==> flow/design.v <==
module axi_timer #(
  parameter AXI_ADDR_BW_p = 12     
) (
  input logic  clk,
  input logic  rst_n,
  input logic [AXI_ADDR_BW_p-1:0] i_axi_awaddr,
  input logic  i_axi_awvalid,
  input logic [31:0] i_axi_wdata,
  input logic i_axi_wvalid,
  input logic i_axi_bready,
  input logic [AXI_ADDR_BW_p-1:0] i_axi_araddr,
  input logic i_axi_arvalid,
  input logic i_axi_rready,
  output logic o_axi_awready,
  output logic o_axi_wready,
  output logic [1:0] o_axi_bresp,
  output logic o_axi_bvalid,
  output logic o_axi_arready,
  output logic [31:0] o_axi_rdata,
  output logic [1:0] o_axi_rresp,
  output logic o_axi_rvalid,
  output logic o_cnt0_en,
  output logic o_cnt0_reload,
  output logic o_cnt0_count_up,
  output logic [31:0] o_cnt0_load_value,
  output logic [31:0] o_cnt0_compare_value,
  input  logic [31:0] i_cnt0_value,
  output logic o_cnt1_en,
  output logic o_cnt1_reload,
  output logic o_cnt1_count_up,
  output logic o_cnt1_src,
  output logic [31:0] o_cnt1_load_value,
  output logic [31:0] o_cnt1_compare_value,
  input  logic [31:0] i_cnt1_value
);
  localparam logic [1:0] RESP_OKAY   = 2'b00;
  localparam logic [1:0] RESP_EXOKAY = 2'b01;
  localparam logic [1:0] RESP_SLVERR = 2'b10;
  localparam logic [1:0] RESP_DECERR = 2'b11;
  logic s_cnt0_en;
  logic s_cnt0_reload;
  logic s_cnt0_count_up;
  logic [31:0] s_cnt0_load_value;
  logic [31:0] s_cnt0_compare_value;
  logic s_cnt1_en;
  logic s_cnt1_reload;
  logic s_cnt1_count_up;
  logic s_cnt1_src;
  logic [31:0] s_cnt1_load_value;
  logic [31:0] s_cnt1_compare_value;
  assign o_cnt0_en = s_cnt0_en;
  assign o_cnt0_reload = s_cnt0_reload;
  assign o_cnt0_count_up = s_cnt0_count_up;
  assign o_cnt0_load_value = s_cnt0_load_value;
  assign o_cnt0_compare_value = s_cnt0_compare_value;
  assign o_cnt1_en = s_cnt1_en;
  assign o_cnt1_reload = s_cnt1_reload;
  assign o_cnt1_count_up = s_cnt1_count_up;
  assign o_cnt1_src = s_cnt1_src;
  assign o_cnt1_load_value = s_cnt1_load_value;
  assign o_cnt1_compare_value = s_cnt1_compare_value;
  logic [1:0]  c_axi_wresp;
  logic [3:0]  c_axi_wstrb;
  logic [31:0] c_axi_wdata;
  logic s_axi_wdata_buf_used;
  logic [31:0] s_axi_wdata_buf;
  logic [3:0]  s_axi_wstrb_buf;
  logic [1:0]  s_axi_bresp;
  logic [AXI_ADDR_BW_p-1:0] s_axi_awaddr_buf;
  logic [AXI_ADDR_BW_p-1:0] c_axi_awaddr;
  logic s_axi_awaddr_buf_used;
  logic s_axi_awvalid;
  logic s_axi_wvalid;
  logic s_axi_bvalid;
  logic s_axi_awready;
  logic s_axi_wready;
  logic s_awaddr_done;
  logic [AXI_ADDR_BW_p-1:0] s_axi_awaddr;
  assign o_axi_awready = !s_axi_awaddr_buf_used & s_axi_awvalid;
  assign o_axi_wready  = !s_axi_wdata_buf_used & s_axi_wvalid;
  logic write_response_stalled;
  logic valid_write_address;
  logic valid_write_data;
  assign write_response_stalled = o_axi_bvalid & ~i_axi_bready;
  assign valid_write_address = s_axi_awaddr_buf_used | (i_axi_awvalid & o_axi_awready);
  assign valid_write_data = s_axi_wdata_buf_used | (i_axi_wvalid & o_axi_wready);
  always_ff @(posedge clk) begin
    if (!rst_n) begin
      s_axi_awvalid <= 1'b0;
      s_axi_awaddr_buf_used <= 1'b0;
    end else begin
      s_axi_awvalid <= 1'b1;
      if (i_axi_awvalid && o_axi_awready && (write_response_stalled || !valid_write_data)) begin
        s_axi_awaddr_buf <= i_axi_awaddr;
        s_axi_awaddr_buf_used <= 1'b1;
      end else if (s_axi_awaddr_buf_used && valid_write_data && (!o_axi_bvalid || i_axi_bready)) begin
        s_axi_awaddr_buf_used <= 1'b0;
      end
    end
  end
  always_ff @(posedge clk) begin
    if (!rst_n) begin
      s_axi_wdata_buf_used <= 1'b0;
      s_axi_wvalid <= 1'b0;
    end else begin
      s_axi_wvalid <= 1'b1;
      if (i_axi_wvalid && o_axi_wready && (write_response_stalled || !valid_write_address)) begin
        s_axi_wdata_buf <= i_axi_wdata;
        s_axi_wdata_buf_used <= 1'b1;
      end else if (s_axi_wdata_buf_used && valid_write_address && (!o_axi_bvalid || i_axi_bready)) begin
        s_axi_wdata_buf_used <= 1'b0;
      end
    end
  end
  assign c_axi_awaddr = s_axi_awaddr_buf_used ? s_axi_awaddr_buf : i_axi_awaddr;
  assign c_axi_wdata  = s_axi_wdata_buf_used  ? s_axi_wdata_buf : i_axi_wdata;
  always_ff @(posedge clk) begin
    if (!rst_n) begin
      s_axi_bvalid <= 1'b0;
      s_cnt0_en <= 1'b0;
      s_cnt0_reload <= 1'b0;
      s_cnt0_count_up <= 1'b0;
      s_cnt0_load_value <= '0;
      s_cnt0_compare_value <= '0;
      s_cnt1_en <= 1'b0;
      s_cnt1_reload <= 1'b0;
      s_cnt1_count_up <= 1'b0;
      s_cnt1_src <= 1'b0;
      s_cnt1_load_value <= '0;
      s_cnt1_compare_value <= '0;
    end else begin
      if (valid_write_address && valid_write_data && (!o_axi_bvalid || i_axi_bready)) begin
        s_axi_bresp <= RESP_OKAY;
        s_axi_bvalid <= 1'b1;
        case (c_axi_awaddr[AXI_ADDR_BW_p-1:2])
          'd0 : begin
            s_cnt0_en <= c_axi_wdata[0];
            s_cnt0_reload <= c_axi_wdata[1];
            s_cnt0_count_up <= c_axi_wdata[2];
          end
          'd1 : begin
            s_cnt0_load_value <= c_axi_wdata;
          end
          'd2 : begin
            s_cnt0_compare_value <= c_axi_wdata;
          end
          'd4 : begin
            s_cnt1_en <= c_axi_wdata[0];
            s_cnt1_reload <= c_axi_wdata[1];
            s_cnt1_count_up <= c_axi_wdata[2];
            s_cnt1_src <= c_axi_wdata[3]; 
          end
          'd5 : begin
            s_cnt1_load_value <= c_axi_wdata;
          end
          'd6 : begin
            s_cnt1_compare_value <= c_axi_wdata;
          end
          default: begin
            s_axi_bresp <= RESP_SLVERR;
          end
        endcase
      end else if (o_axi_bvalid && i_axi_bready && !(valid_write_address && valid_write_data)) begin
        s_axi_bvalid <= 1'b0;
      end
    end
  end
  assign o_axi_bresp = s_axi_bresp;
  assign o_axi_bvalid = s_axi_bvalid;
  logic s_axi_rvalid;
  logic [31:0] s_axi_rdata;
  logic [1:0] s_axi_rresp;
  logic s_axi_arready;
  logic [AXI_ADDR_BW_p-1:0] s_araddr_buf;
  logic s_araddr_buf_used;
  logic [AXI_ADDR_BW_p-1:0] c_axi_araddr;
  always_ff @(posedge clk) begin
    if (!rst_n) begin
      s_araddr_buf_used <= 1'b0;
      s_axi_arready <= 1'b0;
    end else begin
      s_axi_arready <= 1'b1;
      if (i_axi_arvalid && o_axi_arready && o_axi_rvalid && !i_axi_rready) begin
        s_araddr_buf <= i_axi_araddr;
        s_araddr_buf_used <= 1'b1;
      end 
      else if (s_araddr_buf_used && (!o_axi_rvalid || i_axi_rready)) begin
        s_araddr_buf_used <= 1'b0;
      end
    end
  end
  assign c_axi_araddr = s_araddr_buf_used ? s_araddr_buf : i_axi_araddr;
  assign o_axi_arready = !s_araddr_buf_used & s_axi_arready;
  always_ff @(posedge clk) begin
    if (!rst_n) begin
      s_axi_rvalid <= 1'b0;
    end else begin
      if ((s_araddr_buf_used || (i_axi_arvalid && o_axi_arready)) && (!o_axi_rvalid || i_axi_rready)) begin
        s_axi_rresp <= RESP_OKAY;
        s_axi_rvalid <= 1'b1;
        s_axi_rdata <= '0;
        case (c_axi_araddr[AXI_ADDR_BW_p-1:2])
          'd0 : begin
            s_axi_rdata[0] <= s_cnt0_en;
            s_axi_rdata[1] <= s_cnt0_reload;
            s_axi_rdata[2] <= s_cnt0_count_up;
          end
          'd1 : begin
            s_axi_rdata <= s_cnt0_load_value;
          end
          'd2 : begin
            s_axi_rdata <= s_cnt0_compare_value;
          end
          'd3 : begin
            s_axi_rdata <= i_cnt0_value;
          end
          'd4 : begin
            s_axi_rdata[0] <= s_cnt1_en;
            s_axi_rdata[1] <= s_cnt1_reload; 
            s_axi_rdata[2] <= s_cnt1_count_up;
            s_axi_rdata[3] <= s_cnt1_src; 
          end
          'd5 : begin
            s_axi_rdata <= s_cnt1_load_value;
          end
          'd6 : begin
            s_axi_rdata <= s_cnt1_compare_value;
          end
          'd7 : begin
            s_axi_rdata <= i_cnt1_value;
          end
          default: begin
            s_axi_rdata <= 32'hdeaddead;
            s_axi_rresp <= RESP_SLVERR;
          end
        endcase
      end else if (o_axi_rvalid && i_axi_rready && !s_araddr_buf_used && !(i_axi_arvalid && o_axi_arready)) begin
        s_axi_rvalid <= 1'b0;
      end
    end
  end
  assign o_axi_rdata = s_axi_rdata;
  assign o_axi_rresp = s_axi_rresp;
  assign o_axi_rvalid = s_axi_rvalid;
endmodule
module timer_counter (
  input logic clk,
  input logic rst_n,
  input logic i_cnt0_en,
  input logic i_cnt0_reload,
  input logic i_cnt0_count_up,
  input logic [31:0] i_cnt0_load_value,
  input logic [31:0] i_cnt0_compare_value,
  input logic i_cnt1_en,
  input logic i_cnt1_reload,
  input logic i_cnt1_count_up,
  input logic i_cnt1_src,
  input logic [31:0] i_cnt1_load_value,
  input logic [31:0] i_cnt1_compare_value,
  output logic [31:0] o_cnt0_value,
  output logic [31:0] o_cnt1_value,
  output logic o_cnt0_done,
  output logic o_cnt1_done
);
  logic [31:0] s_cnt0_value;
  logic s_cnt0_done;
  logic [31:0] s_cnt1_value;
  logic s_cnt1_done;
  assign o_cnt0_done = s_cnt0_done & i_cnt0_en;
  assign o_cnt1_done = s_cnt1_done & i_cnt1_en; 
  assign o_cnt0_value = s_cnt0_value;
  assign o_cnt1_value = s_cnt1_value;
  always_ff @(posedge clk) begin
    if (!rst_n) begin
      s_cnt0_done <= 1'b0;
      s_cnt0_value <= '0;
    end else begin
      s_cnt0_done <= 1'b0;
      if (i_cnt0_en) begin
        if (i_cnt0_count_up) begin
          s_cnt0_value <= s_cnt0_value + 1;
        end else begin
          s_cnt0_value <= s_cnt0_value - 1;
        end
        if (s_cnt0_value == i_cnt0_compare_value) begin
          s_cnt0_done <= 1'b1;
          if (i_cnt0_reload) begin
            s_cnt0_value <= i_cnt0_load_value;
          end
        end
      end else begin
        s_cnt0_value <= i_cnt0_load_value;
      end
    end
  end
  always_ff @(posedge clk) begin
    if (!rst_n) begin
      s_cnt1_done <= 1'b0;
      s_cnt1_value <= '0;
    end else begin
      s_cnt1_done <= 1'b0;
      if (i_cnt1_en) begin
        if (!i_cnt1_src || (i_cnt1_src && s_cnt0_done)) begin
          if (i_cnt1_count_up) begin
            s_cnt1_value <= s_cnt1_value + 1;
          end else begin
            s_cnt1_value <= s_cnt1_value - 1;
          end
        end
        if (s_cnt1_value == i_cnt1_compare_value) begin
          s_cnt1_done <= 1'b1;
          if (i_cnt1_reload) begin
            s_cnt1_value <= i_cnt1_load_value;
          end
        end
      end else begin
        s_cnt1_value <= i_cnt1_load_value;
      end
    end
  end
endmodule
module axi_timer_counter_top #(
  parameter AXI_ADDR_BW_p = 12     
) (
  input logic  clk,
  input logic  rst_n,
  input logic [AXI_ADDR_BW_p-1:0] i_axi_awaddr,
  input logic  i_axi_awvalid,
  input logic [31:0] i_axi_wdata,
  input logic i_axi_wvalid,
  input logic i_axi_bready,
  input logic [AXI_ADDR_BW_p-1:0] i_axi_araddr,
  input logic i_axi_arvalid,
  input logic i_axi_rready,
  output logic o_axi_awready,
  output logic o_axi_wready,
  output logic [1:0] o_axi_bresp,
  output logic o_axi_bvalid,
  output logic o_axi_arready,
  output logic [31:0] o_axi_rdata,
  output logic [1:0] o_axi_rresp,
  output logic o_axi_rvalid,
  output logic o_cnt0_done,
  output logic o_cnt1_done
);
  logic s_cnt0_en;
  logic s_cnt0_reload;
  logic s_cnt0_count_up;
  logic [31:0] s_cnt0_load_value;
  logic [31:0] s_cnt0_compare_value;
  logic [31:0] s_cnt0_value;
  logic s_cnt1_en;
  logic s_cnt1_reload;
  logic s_cnt1_count_up;
  logic s_cnt1_src;
  logic [31:0] s_cnt1_load_value;
  logic [31:0] s_cnt1_compare_value;
  logic [31:0] s_cnt1_value;
  axi_timer #(
    .AXI_ADDR_BW_p ( AXI_ADDR_BW_p )
  ) axi_timer_inst (
    .clk                  ( clk                   ),
    .rst_n                ( rst_n                 ),
    .i_axi_awaddr         ( i_axi_awaddr          ),
    .i_axi_awvalid        ( i_axi_awvalid         ),
    .i_axi_wdata          ( i_axi_wdata           ),
    .i_axi_wvalid         ( i_axi_wvalid          ),
    .i_axi_bready         ( i_axi_bready          ),
    .i_axi_araddr         ( i_axi_araddr          ),
    .i_axi_arvalid        ( i_axi_arvalid         ),
    .i_axi_rready         ( i_axi_rready          ),
    .o_axi_awready        ( o_axi_awready         ),
    .o_axi_wready         ( o_axi_wready          ),
    .o_axi_bresp          ( o_axi_bresp           ),
    .o_axi_bvalid         ( o_axi_bvalid          ),
    .o_axi_arready        ( o_axi_arready         ),
    .o_axi_rdata          ( o_axi_rdata           ),
    .o_axi_rresp          ( o_axi_rresp           ),
    .o_axi_rvalid         ( o_axi_rvalid          ),
    .o_cnt0_en            ( s_cnt0_en             ),
    .o_cnt0_reload        ( s_cnt0_reload         ),
    .o_cnt0_count_up      ( s_cnt0_count_up       ),
    .o_cnt0_load_value    ( s_cnt0_load_value     ),
    .o_cnt0_compare_value ( s_cnt0_compare_value  ),
    .i_cnt0_value         ( s_cnt0_value          ),
    .o_cnt1_en            ( s_cnt1_en             ),
    .o_cnt1_reload        ( s_cnt1_reload         ),
    .o_cnt1_count_up      ( s_cnt1_count_up       ),
    .o_cnt1_src           ( s_cnt1_src            ),
    .o_cnt1_load_value    ( s_cnt1_load_value     ),
    .o_cnt1_compare_value ( s_cnt1_compare_value  ),
    .i_cnt1_value         ( s_cnt1_value          )
  );
  timer_counter timer_counter_inst (
    .clk                  ( clk                   ),
    .rst_n                ( rst_n                 ),
    .i_cnt0_en            ( s_cnt0_en             ),
    .i_cnt0_reload        ( s_cnt0_reload         ),
    .i_cnt0_count_up      ( s_cnt0_count_up       ),
    .i_cnt0_load_value    ( s_cnt0_load_value     ),
    .i_cnt0_compare_value ( s_cnt0_compare_value  ),
    .o_cnt0_value         ( s_cnt0_value          ),
    .i_cnt1_en            ( s_cnt1_en             ),
    .i_cnt1_reload        ( s_cnt1_reload         ),
    .i_cnt1_count_up      ( s_cnt1_count_up       ),
    .i_cnt1_src           ( s_cnt1_src            ),
    .i_cnt1_load_value    ( s_cnt1_load_value     ),
    .i_cnt1_compare_value ( s_cnt1_compare_value  ),
    .o_cnt1_value         ( s_cnt1_value          ),
    .o_cnt0_done          ( o_cnt0_done           ),
    .o_cnt1_done          ( o_cnt1_done           )
  );
endmodule
* Tool chain data of axi_timer_counter_top
The steps from the RTL of axi_timer_counter_top to its reports follow in flow order.
Line numbers count from 1 in the design file above.
Library cell names are shortened.
Not given: n/a
- Top module :: axi_timer_counter_top
- Clock input :: clk
- Library :: sky130hd
- Library corner :: tt_025C_1v80

* Word level
Yosys after proc, flatten, opt, wreduce and memory -nomap, before mapping. Memory bits, and registers merged into a memory's read port (data or address), are not among the register bits. Print and check cells are not counted. Equal cells are merged and count once.
- Flip-flop bits (word level) :: 299
- Bits of input ports :: 63
- Output and inout port bits :: 43
- Elaborated cells :: 153
- Add/subtract/negate cells :: 4
- Equality and inequality tests :: 14
- Muxes and demuxes :: 32
- Bitwise operators :: 11
- Reductions and logical operators :: 61
** Operator list (number)
- 32-bit two-way mux :: 10
- 28-bit case mux with 7-bit select :: 1
- 10-bit by 3-bit == test with 1-bit output (second input constant) :: 7
- 32-bit by 1-bit adder with 32-bit output (second input constant) :: 2
- 32-bit by 1-bit subtractor with 32-bit output (second input constant) :: 2
- 32-bit == test :: 2
- 1-bit case mux with 8-bit select :: 4
- 10-bit by 2-bit == test with 1-bit output (second input constant) :: 3
- 2-bit AND reduction :: 13
- 12-bit two-way mux :: 2
- 1-bit logical AND :: 21
- 10-bit by 1-bit == test with 1-bit output (second input constant) :: 2
- 10-bit logical NOT :: 2
- 1-bit two-way mux :: 13
- 1-bit logical NOT :: 11
- 2-bit nonzero test :: 5
- 1-bit AND :: 8
- 8-bit OR reduction :: 1
- 1-bit logical OR :: 6
- 6-bit OR reduction :: 1
- 2-bit two-way mux :: 2
- 1-bit OR :: 2
- 2-bit OR reduction :: 1
- 1-bit NOT :: 1

* Longest topological paths
Depth = most cells in a row (Yosys ltp): at word level without a register or memory, in the mapped netlist without a sequential cell, where the memories' decode and read muxes count.
- Depth in word-level cells :: 9
- ABC_AREA :: 0
- Gate-level depth with buffers :: 12
- Mapped depth without buffers :: 11

* Mapped cells and area
The flow's flattened synthesis, as Yosys stat reports it; memories are mapped. The netlist is that of the ABC_AREA named above (0 if unset); the other value can give another one.
Totals and module areas in this step are rounded.
- Mapped cells :: 1627
- Synthesis area :: 0.01536 sq mm
- Flip-flops :: 293
- Buffer cells :: 103
** Cell types (number)
- dfxtp_1 :: 207
- edfxtp_1 :: 86
- a211oi_1 :: 142
- nor2_1 :: 219
- ha_1 :: 60
- xor2_1 :: 79
- mux2i_1 :: 58
- a21oi_1 :: 86
- a22oi_1 :: 50
- clkbuf_1 :: 81
- nand2_1 :: 77
- a21o_1 :: 38
- xnor2_1 :: 30
- o21ai_0 :: 52
- nand3_1 :: 46
- a222oi_1 :: 21
- a31oi_1 :: 20
- nor4_1 :: 20
Not listed: further types 60, cells in them 255.
By module: a second synthesis without flattening, with its own total; a netlist apart from the flattened one above.
- Cells (unflattened synthesis) :: 1752
- Area (unflattened synthesis) :: 0.01631 sq mm
Each row is one instance without its submodules.
** By module
- axi_timer #(AXI_ADDR_BW_p=12) :: instances 1, cells 904, area 0.009862 sq mm
- timer_counter :: instances 1, cells 848, area 0.006446 sq mm
- axi_timer_counter_top :: instances 1, cells 0, area 0 sq mm

* Timing after synthesis
OpenSTA on the mapped netlist: ideal clock, no wires. The path of least setup slack (recovery checks aside). Input and output delay are each 20% of the period. Register names are those of the netlist, which keeps one name where synthesis merged equal registers.
- Kind :: input -> register
- Start point :: input rst_n
- End point :: register axi_timer_inst.s_axi_wdata_buf[0]
- Clock period :: 5.0 ns
- Setup time :: 0.513 ns
- Launch time at the first pin :: 1.000 ns
- Arrival time :: 4.726 ns
- Slack :: -0.239 ns
- Path delay :: 4.239 ns
- Stages :: 3
- Synthesis period reached :: 5.239 ns
"path delay" is the arrival time less input delay plus setup time.
"stages": output pins that drive a net of the path, with the launching flip-flop's if there is one; two outputs of one cell count as two.
"synthesis period reached" is the clock period less the worst setup slack; recovery checks do not enter. This is arithmetic on one report: input and output delays are still those of the set period (20% each).
The rows between start and end are the longest chain of elaborated cells between them; the timing report does not say that the signal goes this way. Where chains are equally long, one stands for them.
Each line given opens the expression or statement behind the cell; cells for indexed reads and writes are added by Yosys, which also makes memories of some case tables.
- Cell sequence :: clkbuf_1 > nand2_1 > nor4b_1
- Cells in the longest elaborated chain :: 1
- Elaborated cells between the ends (all ways) :: 1
- RTL lines with such cells :: 0
- Classes of those cells :: reduce/logical: 1
** Ends and longest elaborated chain, post-synthesis
- start, declared :: RTL line 326 : input logic  rst_n,
- 2-bit AND reduction
- end, assigned :: RTL line 108 : s_axi_wdata_buf <= i_axi_wdata;
- end, declared :: RTL line 66 : logic [31:0] s_axi_wdata_buf;

* Worst path after layout
Path of least setup slack in the final report of flow run A (OpenROAD, finished layout, wires in). Where an end is a register, its clock arrival counts in the times.
- Kind :: register -> register
- Start point :: register axi_timer_inst.s_cnt0_count_up
- End point :: register timer_counter_inst.s_cnt0_value[30]
- Clock period :: 5.8 ns
- Setup time :: 0.12 ns
- Launch time at the first pin :: 0.59 ns
- Arrival time :: 4.36 ns
- Slack :: 1.91 ns
- Stages :: 13
The rows between start and end are the longest chain of elaborated cells between them; the timing report does not say that the signal goes this way. Where chains are equally long, one stands for them.
At most two assigning lines are given for a register; there are more.
- Cell sequence :: dfxtp_2 > clkinvlp_4 > buf_4 > ha_1 > a21oi_1 > o21ai_0 > a221oi_2 > o211ai_1 > a211oi_2 > o31ai_1 > o21ai_0 > mux2i_1 > o211ai_1
- Cells in the longest elaborated chain :: 4
- Elaborated cells between the ends (all ways) :: 4
- RTL lines with such cells :: 4
- Classes of those cells :: mux: 4
** Ends and longest elaborated chain, after layout
- start, declared :: RTL line 42 : logic s_cnt0_count_up;
- start, assigned :: RTL line 122 : s_cnt0_count_up <= 1'b0;
- start, assigned :: RTL line 139 : s_cnt0_count_up <= c_axi_wdata[2];
- 32-bit two-way mux :: RTL line 280 : if (i_cnt0_count_up) begin
- 32-bit two-way mux :: RTL line 287 : if (i_cnt0_reload) begin
- 32-bit two-way mux :: RTL line 285 : if (s_cnt0_value == i_cnt0_compare_value) begin
- 32-bit two-way mux :: RTL line 279 : if (i_cnt0_en) begin
- end, assigned :: RTL line 281 : s_cnt0_value <= s_cnt0_value + 1;
- end, assigned :: RTL line 283 : s_cnt0_value <= s_cnt0_value - 1;
- end, declared :: RTL line 265 : logic [31:0] s_cnt0_value;

Lab notebook: axi_timer_counter_top

axi_timer_counter_top through Yosys and OpenROAD on sky130hd: 4 stored runs, unordered, with their settings and measured results. The constraints put input and output delay at 20% of the set period each and load the outputs with 0.01 pF.
"achieved period" is the run's clock period less its worst setup slack. It is reckoned from that one timing run; input and output delays stay at 20% of the period that was set.
By "time on the worst setup path" is meant the share of the clock period that the worst setup path is allowed (20% is reserved at inputs, 20% at outputs), minus its slack. Clock arrival times at its registers enter into it.
"total power of the final layout" rests on the timing tool's default activity at the inputs, not on a simulated workload.
Values from the reports are rounded here.

* Flow run A
** Files
==> flow/run.sh <==
#!/bin/bash
# the make line also repeats the synthesis and layout settings of config.mk as NAME=value (left out here)
make -C /OpenROAD-flow-scripts/flow DESIGN_CONFIG=/design/flow/config.mk WORK_HOME=/design/flow/orfs CLKGATE_MAP_FILE= finish
==> flow/config.mk <==
export PLATFORM = sky130hd
export DESIGN_NAME = axi_timer_counter_top
export DESIGN_NICKNAME = axi_timer_counter_top
export VERILOG_FILES = /design/flow/design.v
export SDC_FILE = /design/flow/constraint.sdc
export NUM_CORES = 4
export LEC_CHECK = 0
export ABC_AREA = 0
export CAP_MARGIN = 20
export CELL_PAD_IN_SITES_DETAIL_PLACEMENT = 1
export CELL_PAD_IN_SITES_GLOBAL_PLACEMENT = 2
export CORE_ASPECT_RATIO = 0.51
export CORE_MARGIN = 3
export CORE_UTILIZATION = 19
export CTS_CLUSTER_SIZE = 14
export GPL_ROUTABILITY_DRIVEN = 1
export HOLD_SLACK_MARGIN = -0.01
export MAX_ROUTING_LAYER = met4
export MIN_ROUTING_LAYER = met2
export PLACE_DENSITY_LB_ADDON = 0.08
export SETUP_SLACK_MARGIN = 1.71
export SLEW_MARGIN = 30
export TNS_END_PERCENT = 10
==> flow/constraint.sdc <==
create_clock -name core_clock -period 5.8 [get_ports {clk}]
set_input_delay 1.1600 -clock core_clock [delete_from_list [all_inputs] [get_ports {clk}]]
set_output_delay 1.1600 -clock core_clock [all_outputs]
set_load 0.01 [all_outputs]
** Results
- Total power of the final layout :: 0.004849 W
- Netlist area reported by Yosys :: 0.01536 sq mm
- Std-cell area (final layout) :: 0.01897 sq mm
- Setup total negative slack :: 0.000 ns
- Area inside the die boundary :: 0.08451 sq mm
- Time on the worst setup path :: 3.89 ns
- Class of the worst setup path :: register -> register
- Final design utilization :: 24.0 %
- Achieved period :: 3.889 ns
- Final worst hold slack :: 0.497 ns
- Worst setup slack after layout :: 1.911 ns

* Flow run B
** Files
==> flow/run.sh <==
#!/bin/bash
# the make line also repeats the synthesis and layout settings of config.mk as NAME=value (left out here)
make -C /OpenROAD-flow-scripts/flow DESIGN_CONFIG=/design/flow/config.mk WORK_HOME=/design/flow/orfs CLKGATE_MAP_FILE= finish
==> flow/config.mk <==
export PLATFORM = sky130hd
export DESIGN_NAME = axi_timer_counter_top
export DESIGN_NICKNAME = axi_timer_counter_top
export VERILOG_FILES = /design/flow/design.v
export SDC_FILE = /design/flow/constraint.sdc
export NUM_CORES = 4
export LEC_CHECK = 0
export ABC_AREA = 0
export CAP_MARGIN = 20
export CELL_PAD_IN_SITES_DETAIL_PLACEMENT = 1
export CELL_PAD_IN_SITES_GLOBAL_PLACEMENT = 2
export CORE_ASPECT_RATIO = 0.51
export CORE_MARGIN = 9
export CORE_UTILIZATION = 19
export CTS_CLUSTER_SIZE = 11
export GPL_ROUTABILITY_DRIVEN = 1
export HOLD_SLACK_MARGIN = -0.01
export MAX_ROUTING_LAYER = met4
export MIN_ROUTING_LAYER = met2
export PLACE_DENSITY_LB_ADDON = 0.08
export SETUP_SLACK_MARGIN = 1.71
export SLEW_MARGIN = 5
export TNS_END_PERCENT = 10
==> flow/constraint.sdc <==
create_clock -name core_clock -period 5.8 [get_ports {clk}]
set_input_delay 1.1600 -clock core_clock [delete_from_list [all_inputs] [get_ports {clk}]]
set_output_delay 1.1600 -clock core_clock [all_outputs]
set_load 0.01 [all_outputs]
** Results
- Setup total negative slack :: 0.000 ns
- Final design utilization :: 23.8 %
- Worst setup slack after layout :: 1.738 ns
- Achieved period :: 4.062 ns
- Time on the worst setup path :: 4.06 ns
- Class of the worst setup path :: register -> register
- Std-cell area (final layout) :: 0.01883 sq mm
- Final worst hold slack :: 0.494 ns
- Area inside the die boundary :: 0.09201 sq mm
- Netlist area reported by Yosys :: 0.01536 sq mm
- Total power of the final layout :: 0.004626 W

* Flow run C
** Files
==> flow/run.sh <==
#!/bin/bash
# the make line also repeats the synthesis and layout settings of config.mk as NAME=value (left out here)
make -C /OpenROAD-flow-scripts/flow DESIGN_CONFIG=/design/flow/config.mk WORK_HOME=/design/flow/orfs CLKGATE_MAP_FILE= finish
==> flow/config.mk <==
export PLATFORM = sky130hd
export DESIGN_NAME = axi_timer_counter_top
export DESIGN_NICKNAME = axi_timer_counter_top
export VERILOG_FILES = /design/flow/design.v
export SDC_FILE = /design/flow/constraint.sdc
export NUM_CORES = 4
export LEC_CHECK = 0
export ABC_AREA = 1
export CAP_MARGIN = 30
export CELL_PAD_IN_SITES_DETAIL_PLACEMENT = 2
export CELL_PAD_IN_SITES_GLOBAL_PLACEMENT = 1
export CORE_ASPECT_RATIO = 1.49
export CORE_MARGIN = 4
export CORE_UTILIZATION = 72
export CTS_CLUSTER_DIAMETER = 136
export HOLD_SLACK_MARGIN = 0.21
export MAX_ROUTING_LAYER = met5
export MIN_ROUTING_LAYER = met1
export SETUP_SLACK_MARGIN = 0.02
export SLEW_MARGIN = 25
==> flow/constraint.sdc <==
create_clock -name core_clock -period 6.27 [get_ports {clk}]
set_input_delay 1.2540 -clock core_clock [delete_from_list [all_inputs] [get_ports {clk}]]
set_output_delay 1.2540 -clock core_clock [all_outputs]
set_load 0.01 [all_outputs]
** Results
No results, placement failed with GPL-0301.

* Flow run D
** Files
==> flow/run.sh <==
#!/bin/bash
# the make line also repeats the synthesis and layout settings of config.mk as NAME=value (left out here)
make -C /OpenROAD-flow-scripts/flow DESIGN_CONFIG=/design/flow/config.mk WORK_HOME=/design/flow/orfs CLKGATE_MAP_FILE= finish
==> flow/config.mk <==
export PLATFORM = sky130hd
export DESIGN_NAME = axi_timer_counter_top
export DESIGN_NICKNAME = axi_timer_counter_top
export VERILOG_FILES = /design/flow/design.v
export SDC_FILE = /design/flow/constraint.sdc
export NUM_CORES = 4
export LEC_CHECK = 0
export CAP_MARGIN = 20
export CORE_MARGIN = 2
export CORE_UTILIZATION = 40
export SLEW_MARGIN = 20
==> flow/constraint.sdc <==
create_clock -name core_clock -period 3.51 [get_ports {clk}]
set_input_delay 0.7020 -clock core_clock [delete_from_list [all_inputs] [get_ports {clk}]]
set_output_delay 0.7020 -clock core_clock [all_outputs]
set_load 0.01 [all_outputs]
** Results
- Total power of the final layout :: 0.007361 W
- Final design utilization :: 48.7 %
- Final worst hold slack :: 0.476 ns
- Achieved period :: 3.394 ns
- Netlist area reported by Yosys :: 0.01536 sq mm
- Worst setup slack after layout :: 0.116 ns
- Time on the worst setup path :: 3.39 ns
- Class of the worst setup path :: register -> register
- Area inside the die boundary :: 0.04 sq mm
- Std-cell area (final layout) :: 0.0184 sq mm
- Setup total negative slack :: 0.000 ns
